==> flow/design.v <==
module shifter(in, shift, out);
  input [15:0] in;
  input [1:0] shift;
  output reg [15:0] out;
  always @(*) begin
    case(shift)
      2'b00: out = in;   
      2'b01: out = in << 1;   
      2'b10: out = in >> 1;   
      2'b11: out = {in[15], in[15:1]};   
      default: out = {16{1'bx}};    
    endcase
  end
endmodule
module ALU(ain, bin, alu_op, out, status);
  input [15:0] ain, bin;
  input [1:0] alu_op;
  output [15:0] out;
  output [2:0] status;
  ALU_result result(ain, bin, alu_op, out);  
  ALU_status result_status(ain, bin, out, status);  
endmodule
module ALU_result(ain, bin, alu_op, out);
  input [15:0] ain, bin;
  input [1:0] alu_op;
  output reg [15:0] out;
  always @(*) begin
    case(alu_op)
      2'b00: out = ain + bin;   
      2'b01: out = ain - bin;   
      2'b10: out = ain & bin;   
      2'b11: out = ~bin;        
      default: out = {16{1'bx}};   
    endcase
  end
endmodule
module ALU_status(ain, bin, alu_result, status);
  input [15:0] ain, bin, alu_result;
  output [2:0] status;
  assign status = {ain[15] & bin[15] & ~alu_result[15],   
                   alu_result[15],         
                   alu_result == 16'b0};   
endmodule
module Load_enabled_register(clk, load, in, out);
  parameter width = 16;  
  input clk, load;
  input [width-1:0] in;
  output [width-1:0] out; 
  reg [width-1:0] out;  
  wire[width-1:0] next_out = load ? in : out;
  always @(posedge clk) begin
    out <= next_out;   
  end
endmodule
module Decoder(in, out);
  parameter in_width = 3;
  parameter out_width = 8;
  input [in_width-1:0] in;
  output [out_width-1:0] out;
  wire [out_width-1:0] out = 1 << in; 
endmodule
module MUX_2in_binary(in1, in0, select, out);
  parameter width = 16;   
  input [width-1:0] in1, in0;
  input select;
  output reg [width-1:0] out;
  always @(*) begin
    case(select)
      1'b0: out = in0;
      1'b1: out = in1;
      default: out = {width{1'bx}};   
    endcase
  end
endmodule
module MUX_4in_binary(in3, in2, in1, in0, select, out);
  parameter width = 16;   
  input [width-1:0] in3, in2, in1, in0;
  input [1:0] select;
  output reg [width-1:0] out;
  always @(*) begin
    case(select)
      2'b00: out = in0;
      2'b01: out = in1;
      2'b10: out = in2;
      2'b11: out = in3;
      default: out = {width{1'bx}};   
    endcase
  end
endmodule
module MUX_8in(in7, in6, in5, in4, in3, in2, in1, in0, select, out);
  parameter width = 16;  
  input [width-1:0] in7, in6, in5, in4, in3, in2, in1, in0;
  input [7:0] select;
  output reg [width-1:0] out;
  always @(*) begin
    case(select)
      8'b00000001: out = in0;
      8'b00000010: out = in1;
      8'b00000100: out = in2;
      8'b00001000: out = in3;
      8'b00010000: out = in4;
      8'b00100000: out = in5;
      8'b01000000: out = in6;
      8'b10000000: out = in7;
      default: out = {width{1'bx}};  
    endcase
  end
endmodule
module Register_file(clk, data_in, write, writenum, readnum, data_out);
  input clk, write;   
  input [2:0] writenum, readnum;   
  input [15:0] data_in;  
  output [15:0] data_out;  
  wire [7:0] decoded_writenum;
  Decoder #(3, 8) decoder_write(writenum, decoded_writenum);
  wire [15:0] R0, R1, R2, R3, R4, R5, R6, R7; 
  Load_enabled_register #(16) R0_reg(clk, write & decoded_writenum[0], data_in, R0);
  Load_enabled_register #(16) R1_reg(clk, write & decoded_writenum[1], data_in, R1);
  Load_enabled_register #(16) R2_reg(clk, write & decoded_writenum[2], data_in, R2);
  Load_enabled_register #(16) R3_reg(clk, write & decoded_writenum[3], data_in, R3);
  Load_enabled_register #(16) R4_reg(clk, write & decoded_writenum[4], data_in, R4);
  Load_enabled_register #(16) R5_reg(clk, write & decoded_writenum[5], data_in, R5);
  Load_enabled_register #(16) R6_reg(clk, write & decoded_writenum[6], data_in, R6);
  Load_enabled_register #(16) R7_reg(clk, write & decoded_writenum[7], data_in, R7);
  wire [7:0] decoded_readnum;
  Decoder #(3, 8) decoder_read(readnum, decoded_readnum);
  MUX_8in #(16) output_multiplexer(R7, R6, R5, R4, R3, R2, R1, R0, decoded_readnum, data_out);
endmodule
module datapath(clk,  
                readnum, vsel, loada, loadb,   
                shift, asel, bsel, ALUop, loadc, loads, sximm5,  
                writenum, write, sximm8, mdata, PC,  
                status, datapath_out  
              );
   input clk, write, asel, bsel, loada, loadb, loadc, loads;
   input [2:0] readnum, writenum;
   input [1:0] ALUop, shift, vsel;
   input [15:0] mdata, sximm8, sximm5;
   input [7:0] PC;
   output [2:0] status;
   output [15:0] datapath_out;  
   wire [15:0] reg_data_in;   
   wire [15:0] reg_data_out;
   Register_file REGFILE(clk, reg_data_in, write, writenum, readnum, reg_data_out);
   wire [15:0] pipeline_reg_A_out, pipeline_reg_B_out;
   Load_enabled_register #(16) pipeline_reg_A(clk, loada, reg_data_out, pipeline_reg_A_out);
   Load_enabled_register #(16) pipeline_reg_B(clk, loadb, reg_data_out, pipeline_reg_B_out);
   wire [15:0] pipeline_reg_B_out_shifted;
   shifter shift_reg_B(pipeline_reg_B_out, shift, pipeline_reg_B_out_shifted);
   wire [15:0] source_operand_A_out, source_operand_B_out;
   MUX_2in_binary source_operand_A(16'b0, pipeline_reg_A_out, asel, source_operand_A_out);
   MUX_2in_binary source_operand_B(sximm5, pipeline_reg_B_out_shifted, bsel, source_operand_B_out);
   wire [15:0] alu_out;
   wire[2:0] alu_status;
   ALU alu_block(source_operand_A_out, source_operand_B_out, ALUop, alu_out, alu_status);
   Load_enabled_register #(3) status_register(clk, loads, alu_status, status);
   Load_enabled_register #(16) pipeline_reg_C(clk, loadc, alu_out, datapath_out);
   MUX_4in_binary writeback_mux(mdata, sximm8, {8'b0, PC}, datapath_out, vsel, reg_data_in);
endmodule
module vDFF(clk,D,Q);
  parameter n=1;
  input clk;
  input [n-1:0] D;
  output [n-1:0] Q;
  reg [n-1:0] Q;
  always @(posedge clk)
    Q <= D;
endmodule
module cpu(clk,reset,s,load,in,out,N,V,Z,w);
  input clk, reset, s, load;
  input [15:0] in;
  output [15:0] out;
  output N, V, Z, w;
  wire [15:0] inst_reg_out;
  Load_enabled_register #(16) instruction_register(clk, load, in, inst_reg_out);
  wire [2:0] nsel, opcode, readnum, writenum;
  wire [1:0] op, ALUop, shift;
  wire [15:0] sximm5, sximm8;
  Inst_dec instruction_decoder(inst_reg_out, nsel, opcode, op, ALUop, sximm5, sximm8, shift, readnum, writenum);
  wire [1:0] vsel;
  wire loada, loadb, asel, bsel, loadc, loads, write; 
  Controller datapath_controller(clk, s, reset, opcode, op, w, loada, loadb, loadc, loads, asel, bsel, vsel, nsel, write);
  datapath DP(.clk(clk),  
                .readnum(readnum), .vsel(vsel), .loada(loada), .loadb(loadb),   
                .shift(shift), .asel(asel), .bsel(bsel), .ALUop(ALUop), .loadc(loadc), .loads(loads), .sximm5(sximm5),  
                .writenum(writenum), .write(write), .sximm8(sximm8), .mdata(16'b0), .PC(8'b0),  
                .status({V, N, Z}), .datapath_out(out)  
              );
endmodule
module Inst_dec(inst_reg, nsel, opcode, op, ALUop, sximm5, sximm8, shift, readnum, writenum);
  input [15:0] inst_reg;
  input [2:0] nsel;
  output [2:0] opcode, readnum, writenum;
  output [1:0] op, ALUop, shift;
  output [15:0] sximm5, sximm8;
  assign opcode = inst_reg[15:13];
  assign op = inst_reg[12:11];
  assign ALUop = op;  
  assign sximm5 = { {11{inst_reg[4]}}, inst_reg[4:0] };   
  assign sximm8 = { {8{inst_reg[7]}}, inst_reg[7:0] };    
  assign shift = inst_reg[4:3];
  assign readnum = (nsel == 3'b001) ? inst_reg[10:8]   
                 : (nsel == 3'b010) ? inst_reg[7:5]    
                 : (nsel == 3'b100) ? inst_reg[2:0]    
                 : 3'bxxx;
  assign writenum = readnum;
endmodule
module Controller(clk, s, reset, opcode, op, w, loada, loadb, loadc, loads, asel, bsel, vsel, nsel, write);
  input clk, s, reset;
  input [2:0] opcode;
  input [1:0] op;
  output w, loada, loadb, loadc, loads, asel, bsel, write;
  output [2:0] nsel;
  output [1:0] vsel;
  wire [2:0] present_state, next_state;
  wire [2:0] next_state_reset = reset ? 3'b000 : next_state;
  reg [15:0] next;
  vDFF #(3) clk_state(clk, next_state_reset, present_state);
  always @(*) begin
    casex({s, opcode, op, present_state})
      {6'b0xxxxx, 3'b000}: next = {3'b000, 13'b1000000000000};   
      {6'b1xxxxx, 3'b000}: next = {3'b001, 13'b1000000000000};  
      {6'bx11010, 3'b001}: next = {3'b101, 13'b0};  
      {6'bx10101, 3'b001}, {6'bx101x0, 3'b001}: next = {3'b010, 13'b0};  
      {6'bx11000, 3'b001}, {6'bx10111, 3'b001}: next = {3'b011, 13'b0};  
      {6'bxxxxxx, 3'b010}: next = {3'b011, 13'b0100000000010};  
      {6'bxxxxxx, 3'b011}: next = {3'b100, 13'b0010000001000};  
      {6'bx11000, 3'b100}: next = {3'b101, 13'b0001010000000};  
      {6'bx10111, 3'b100}, {6'bx101x0, 3'b100}: next = {3'b101, 13'b0001000000000};  
      {6'bx10101, 3'b100}: next = {3'b000, 13'b0000100000000};  
      {6'bx11010, 3'b101}: next = {3'b000, 13'b0000000100011};  
      {6'bxxxxxx, 3'b101}: next = {3'b000, 13'b0000000000101};  
      default: next = {16{1'bx}};
   endcase
  end
  assign {next_state, w, loada, loadb, loadc, loads, asel, bsel, vsel, nsel, write} = next;
endmodule
=== Reports on cpu ===
Tool output for the design above, in the order of the flow.
Lines are those of the file above, counted from 1.
Operators: Yosys type, input widths -> output width; for muxes data width and select width s.
Library cell names are shortened.
The mark n/a stands for no value.

* Top: cpu
* Clock input: clk
* Library: sky130hd
* Timing corner: tt_025C_1v80

=== Word level ===
Source: Yosys, flattened and elaborated, memories not mapped. Widths are those after wreduce. Registers that Yosys merges into a memory's read port (data or address) are not register bits. Print and check cells do not count. Equal cells are merged and count once.

* Add/sub/neg operators: 2
* $lt $le $gt $ge: 0
* Multipliers: 0
* Reductions and logical operators: 9
* Muxes and demuxes: 11
* Shifts and indexed selects: 1
* Bitwise operators: 15
* Equality and inequality tests: 34
* Div/mod/pow operators: 0

{| class="wikitable"
|+ Operators with widths
! operator !! count
|-
| $pmux 16 s11 || 1
|-
| $pmux 16 s8 || 1
|-
| $pmux 16 s4 || 2
|-
| $eq 8x8->1 const B || 9
|-
| $pmux 16 s2 || 2
|-
| $pmux 16 s3 || 1
|-
| $add 16x16->16 || 1
|-
| $sub 16x16->16 || 1
|-
| $and 16x16->16 || 1
|-
| $not 16->16 || 1
|-
| $logic_not 16->1 || 1
|-
| $mux 16 || 1
|-
| $eq 7x7->1 const B || 2
|-
| $eq 2x2->1 const B || 6
|-
| $and 1x1->1 || 10
|-
| $eq 3x2->1 const B || 3
|-
| $mux 3 || 3
|-
| $shl 2x3->8 const A || 1
|-
| $reduce_or 2->1 || 4
|-
| $eq 8x1->1 const B || 1
|-
| $eq 8x2->1 const B || 1
|-
| $eq 8x3->1 const B || 1
|-
| $eq 8x4->1 const B || 1
|-
| $eq 8x5->1 const B || 1
|-
| $eq 8x6->1 const B || 1
|-
| $eq 8x7->1 const B || 1
|-
| $eq 2x1->1 const B || 3
|-
| $logic_not 2->1 || 3
|}

Not listed: further kinds 5, cells in them 8.

* ROM bits: 0
* Clocked read ports x word width: 0
* Latch bits: 0
* Bits in registers: 198
* Input port bits: 20
* Cells after elaboration: 86
* Bits in writable memories: 0
* Memories: 0
* Output and inout port bits: 20

=== Logic depth ===
Depth = most cells in a row (Yosys ltp): at word level without a register or memory, in the mapped netlist without a sequential cell, where the memories' decode and read muxes count.

* Depth after elaboration: 10
* ABC_AREA: 1
* Depth in mapped cells: 25
* Depth with buffers taken out: 25

=== Mapped cells and area ===
The flow's flattened synthesis, as Yosys stat reports it; memories are mapped. The netlist is that of the ABC_AREA named above (0 if unset); the other value can give another one.
The area totals of this step are shown rounded.

{| class="wikitable"
|+ Cell types
! cell !! count !! total area (um^2)
|-
| edfxtp_1 || 195 || 5.86E+03
|-
| nand2_1 || 197 || 739.459
|-
| inv_1 || 155 || 581.808
|-
| nor2_1 || 108 || 405.389
|-
| nand3_1 || 79 || 395.379
|-
| nand4_1 || 42 || 262.752
|-
| o21ai_0 || 39 || 195.187
|-
| ha_1 || 15 || 187.68
|-
| nand3_2 || 15 || 150.144
|-
| a21oi_1 || 25 || 125.12
|-
| o22ai_1 || 18 || 112.608
|-
| buf_2 || 15 || 75.072
|-
| inv_2 || 20 || 75.072
|-
| nor3_1 || 14 || 70.067
|-
| dfxtp_1 || 3 || 60.058
|-
| nand2_2 || 9 || 56.304
|-
| nor2_4 || 5 || 56.304
|-
| xor2_1 || 6 || 52.55
|}

Not listed: further types 29, cells in them 77.

* Flip-flop cells: 198
* Sequential part of the area: 5,900 um^2
* Cells in the netlist: 1,037
* Mapped area: 10,000 um^2
* Buffer cells: 27

=== Timing after synthesis ===
OpenSTA on the mapped netlist: ideal clock, no wires. The path of least setup slack (recovery checks aside). Input and output delay are each 20% of the period. Register names are those of the netlist, which keeps one name where synthesis merged equal registers.

* Kind: input port to flip-flop
* Start point: input s
* End point: register DP.REGFILE.R0_reg.out[0]
* Input delay: 2,000 ps
* Path delay: 3,269 ps
* Setup slack: 4,731 ps
* Data required time: 9,570 ps
* Period: 10,000 ps
* Setup time: 430 ps
* Driving pins on the path: 9
* Time at the first pin: 2,000 ps
* Buffers on the path: 1
* Arrival: 4,839 ps
* Synthesis period reached: 5,269 ps

"path delay" = arrival - input delay + setup time.
"driving pins on the path" counts driving pins, that of a launching flip-flop among them; a cell with two outputs on the path counts twice.
"synthesis period reached" is the clock period less the worst setup slack; recovery checks do not enter. This is arithmetic on one report: input and output delays are still those of the set period (20% each).
The rows between start and end are the longest chain of elaborated cells between them; the timing report does not say that the signal goes this way. Where chains are equally long, one stands for them.
Each line given opens the expression or statement behind the cell; cells for indexed reads and writes are added by Yosys, which also makes memories of some case tables.
Only ways into the end's enable, where the timed path ends, are counted here.

* Cell sequence: o31ai_1 > nor4_4 > nand3_2 > nand2_1 > nand3_2 > o21ai_4 > inv_4 > buf_2 > nor4_1
* Length of the longest elaborated chain: 8
* Elaborated cells between the ends (all ways): 11
* RTL lines with such cells: 6
* Those cells by class: eq/ne (4); shift (1); mux (4); logic (1); reduce/logical (1)

{| class="wikitable"
|+ Ends and longest elaborated chain, after synthesis
! what !! RTL line !! text
|-
| start: declaration || 170 || <nowiki>input clk, reset, s, load;</nowiki>
|-
| $eq 4x4->1 || 220 || <nowiki>casex({s, opcode, op, present_state})</nowiki>
|-
| $pmux 16 s11 || 220 ||
|-
| $eq 3x3->1 || 204 || <nowiki>: (nsel == 3'b100) ? inst_reg[2:0]</nowiki>
|-
| $mux 3 || 204 ||
|-
| $mux 3 || 203 || <nowiki>: (nsel == 3'b010) ? inst_reg[7:5]</nowiki>
|-
| $mux 3 || 202 || <nowiki>assign readnum = (nsel == 3'b001) ? inst_reg[10:8]</nowiki>
|-
| $shl 2x3->8 || 60 || <nowiki>wire [out_width-1:0] out = 1 << in;</nowiki>
|-
| $and 1x1->1 || 117 || <nowiki>Load_enabled_register #(16) R0_reg(clk, write & decoded_writenum[0], data_in, R0);</nowiki>
|-
| end: assignment || 52 || <nowiki>out <= next_out;</nowiki>
|-
| end: declaration || 48 || <nowiki>output [width-1:0] out;</nowiki>
|}

=== Worst path after layout ===
From the final timing report of run A: the path of least setup slack in the routed layout; clock arrival at registers is part of the times.
The report prints the path's times to 10 ps; the period is as set.

* Kind: flip-flop to flip-flop
* Start point: register instruction_register.out[4]
* End point: register DP.status_register.out[0]
* Setup time: 240 ps
* Setup slack: 90 ps
* Driving pins on the path: 24
* Arrival: 3,820 ps
* Buffers on the path: 1
* Time at the first pin: 440 ps
* Period: 3,710 ps
* Data required time: 3,910 ps

The rows between start and end are the longest chain of elaborated cells between them; the timing report does not say that the signal goes this way. Where chains are equally long, one stands for them.

* Cell sequence: edfxtp_1 > buf_6 > inv_4 > nand2_4 > nor2_2 > nor2_4 > ha_4 > nand4_1 > nor2_2 > nand2_2 > nor3_4 > nand3_2 > nand2_1 > xor2_1 > ha_1 > nand2_1 > nor3_2 > nand3_1 > nand4_1 > nand3_2 > nand2_4 > inv_2 > nand3_2 > nor2_2
* Length of the longest elaborated chain: 6
* Elaborated cells between the ends (all ways): 12
* RTL lines with such cells: 8
* Those cells by class: add/sub (2); eq/ne (3); mux (3); logic (2); reduce/logical (2)

{| class="wikitable"
|+ Ends and longest elaborated chain, post-layout
! what !! RTL line !! text
|-
| start: declaration || 48 || <nowiki>output [width-1:0] out;</nowiki>
|-
| start: assignment || 52 || <nowiki>out <= next_out;</nowiki>
|-
| $eq 2x2->1 || 6 || <nowiki>case(shift)</nowiki>
|-
| $pmux 16 s4 || 6 ||
|-
| $pmux 16 s2 || 68 || <nowiki>case(select)</nowiki>
|-
| $sub 16x16->16 || 30 || <nowiki>2'b01: out = ain - bin;</nowiki>
|-
| $pmux 16 s4 || 28 || <nowiki>case(alu_op)</nowiki>
|-
| $logic_not 16->1 || 42 || <nowiki>alu_result == 16'b0};</nowiki>
|-
| end: assignment || 52 ||
|-
| end: declaration || 48 ||
|}

Nets of the timed path that keep an RTL name, with a line that drives or declares them; the list need not be complete.

{| class="wikitable"
|+ Named nets, post-layout
! signal !! RTL line
|-
| DP.alu_block.out[15] || 28
|}

Subject: flow runs of cpu

Hi,

Settings and measured results of 5 stored flow runs for module cpu (sky130hd), not sorted in any way. The constraints put input and output delay at 20% of the set period each and load the outputs with 0.01 pF.
"achieved clock period" is the run's clock period less its worst setup slack. It is reckoned from that one timing run; input and output delays stay at 20% of the period that was set.
"time on the worst setup path" = time allowed to the worst setup path (clock period - input delay - output delay, where it has them) - its slack; a late launch clock adds to it, a late capture clock takes from it.
"overall power" is the tool's figure for a default switching activity; nothing was simulated.
"time on the worst setup path" is given in steps of 10 ps.
The measured numbers are rounded.

=== Run A ===
{| class="wikitable"
! Setting !! Value
|-
| ABC_AREA || 1
|-
| CELL_PAD_IN_SITES_DETAIL_PLACEMENT || 0
|-
| CORE_UTILIZATION || 47
|-
| CTS_CLUSTER_DIAMETER || 94
|-
| CTS_CLUSTER_SIZE || 34
|-
| GPL_TIMING_DRIVEN || 0
|-
| MAX_ROUTING_LAYER || met4
|-
| MIN_ROUTING_LAYER || met2
|-
| PLACE_DENSITY_LB_ADDON || 0.25
|-
| period_ns || 3.71
|-
| CAP_MARGIN || 20
|-
| CORE_MARGIN || 2
|-
| SLEW_MARGIN || 20
|-
! Result !! Value
|-
| Synthesized cell area || 10,000 um^2
|-
| Die footprint || 23,000 um^2
|-
| Standard-cell area after routing || 12,000 um^2
|-
| Utilization after routing || 0.57
|-
| Worst slack on setup checks || 93 ps
|-
| Sum of negative setup slack || 0 ps
|-
| Lowest hold slack || 580 ps
|-
| Overall power || 5,600 uW
|-
| Achieved clock period || 3,617 ps
|-
| Time on the worst setup path || 3,620 ps
|-
| Worst setup path kind || flip-flop to flip-flop
|}

=== Run B ===
{| class="wikitable"
! Setting !! Value
|-
| ABC_AREA || 0
|-
| CAP_MARGIN || 0
|-
| CELL_PAD_IN_SITES_DETAIL_PLACEMENT || 1
|-
| CELL_PAD_IN_SITES_GLOBAL_PLACEMENT || 1
|-
| CORE_MARGIN || 8
|-
| CORE_UTILIZATION || 49
|-
| CTS_CLUSTER_SIZE || 100
|-
| GPL_ROUTABILITY_DRIVEN || 1
|-
| GPL_TIMING_DRIVEN || 0
|-
| MIN_ROUTING_LAYER || met1
|-
| PLACE_DENSITY_LB_ADDON || 0.21
|-
| SETUP_SLACK_MARGIN || -0.13
|-
| SLEW_MARGIN || 20
|-
| TNS_END_PERCENT || 95
|-
| period_ns || 6.59
|-
! Result !! Value
|-
| Synthesized cell area || 10,000 um^2
|-
| Die footprint || 25,000 um^2
|-
| Standard-cell area after routing || 11,000 um^2
|-
| Utilization after routing || 0.57
|-
| Worst slack on setup checks || 1,000 ps
|-
| Sum of negative setup slack || 0 ps
|-
| Lowest hold slack || 630 ps
|-
| Overall power || 3,100 uW
|-
| Achieved clock period || 5,585 ps
|-
| Time on the worst setup path || 5,590 ps
|-
| Worst setup path kind || flip-flop to flip-flop
|}

=== Run C ===
{| class="wikitable"
! Setting !! Value
|-
| ABC_AREA || 1
|-
| CAP_MARGIN || 0
|-
| CELL_PAD_IN_SITES_DETAIL_PLACEMENT || 1
|-
| CELL_PAD_IN_SITES_GLOBAL_PLACEMENT || 1
|-
| CORE_MARGIN || 8
|-
| CORE_UTILIZATION || 49
|-
| CTS_CLUSTER_SIZE || 35
|-
| GPL_ROUTABILITY_DRIVEN || 1
|-
| GPL_TIMING_DRIVEN || 0
|-
| MIN_ROUTING_LAYER || met1
|-
| PLACE_DENSITY_LB_ADDON || 0.21
|-
| SETUP_SLACK_MARGIN || -0.13
|-
| SLEW_MARGIN || 5
|-
| TNS_END_PERCENT || 95
|-
| period_ns || 6.59
|-
! Result !! Value
|-
| Synthesized cell area || 10,000 um^2
|-
| Die footprint || 25,000 um^2
|-
| Standard-cell area after routing || 12,000 um^2
|-
| Utilization after routing || 0.57
|-
| Worst slack on setup checks || 2,100 ps
|-
| Sum of negative setup slack || 0 ps
|-
| Lowest hold slack || 570 ps
|-
| Overall power || 3,100 uW
|-
| Achieved clock period || 4,469 ps
|-
| Time on the worst setup path || 3,150 ps
|-
| Worst setup path kind || input port to flip-flop
|}

=== Run D ===
{| class="wikitable"
! Setting !! Value
|-
| ABC_AREA || 0
|-
| CELL_PAD_IN_SITES_DETAIL_PLACEMENT || 1
|-
| CELL_PAD_IN_SITES_GLOBAL_PLACEMENT || 1
|-
| CORE_UTILIZATION || 49
|-
| CTS_CLUSTER_SIZE || 35
|-
| GPL_TIMING_DRIVEN || 0
|-
| MIN_ROUTING_LAYER || met1
|-
| PLACE_DENSITY_LB_ADDON || 0.07
|-
| SETUP_SLACK_MARGIN || 0.72
|-
| SLEW_MARGIN || 20
|-
| period_ns || 6.59
|-
| CAP_MARGIN || 20
|-
| CORE_MARGIN || 2
|-
! Result !! Value
|-
| Synthesized cell area || 10,000 um^2
|-
| Die footprint || 22,000 um^2
|-
| Standard-cell area after routing || 11,000 um^2
|-
| Utilization after routing || 0.57
|-
| Worst slack on setup checks || 1,100 ps
|-
| Sum of negative setup slack || 0 ps
|-
| Lowest hold slack || 650 ps
|-
| Overall power || 3,100 uW
|-
| Achieved clock period || 5,518 ps
|-
| Time on the worst setup path || 4,200 ps
|-
| Worst setup path kind || input port to flip-flop
|}

=== Run E ===
{| class="wikitable"
! Setting !! Value
|-
| CAP_MARGIN || 30
|-
| CELL_PAD_IN_SITES_DETAIL_PLACEMENT || 2
|-
| CORE_MARGIN || 8
|-
| CORE_UTILIZATION || 69
|-
| CTS_CLUSTER_DIAMETER || 394
|-
| CTS_CLUSTER_SIZE || 87
|-
| GPL_ROUTABILITY_DRIVEN || 1
|-
| MAX_ROUTING_LAYER || met4
|-
| PLACE_DENSITY_LB_ADDON || 0.3
|-
| SETUP_SLACK_MARGIN || 1.97
|-
| TNS_END_PERCENT || 65
|-
| period_ns || 7.8
|-
| SLEW_MARGIN || 20
|}
Not finished: placement ended with error DPL-0033.

Regards
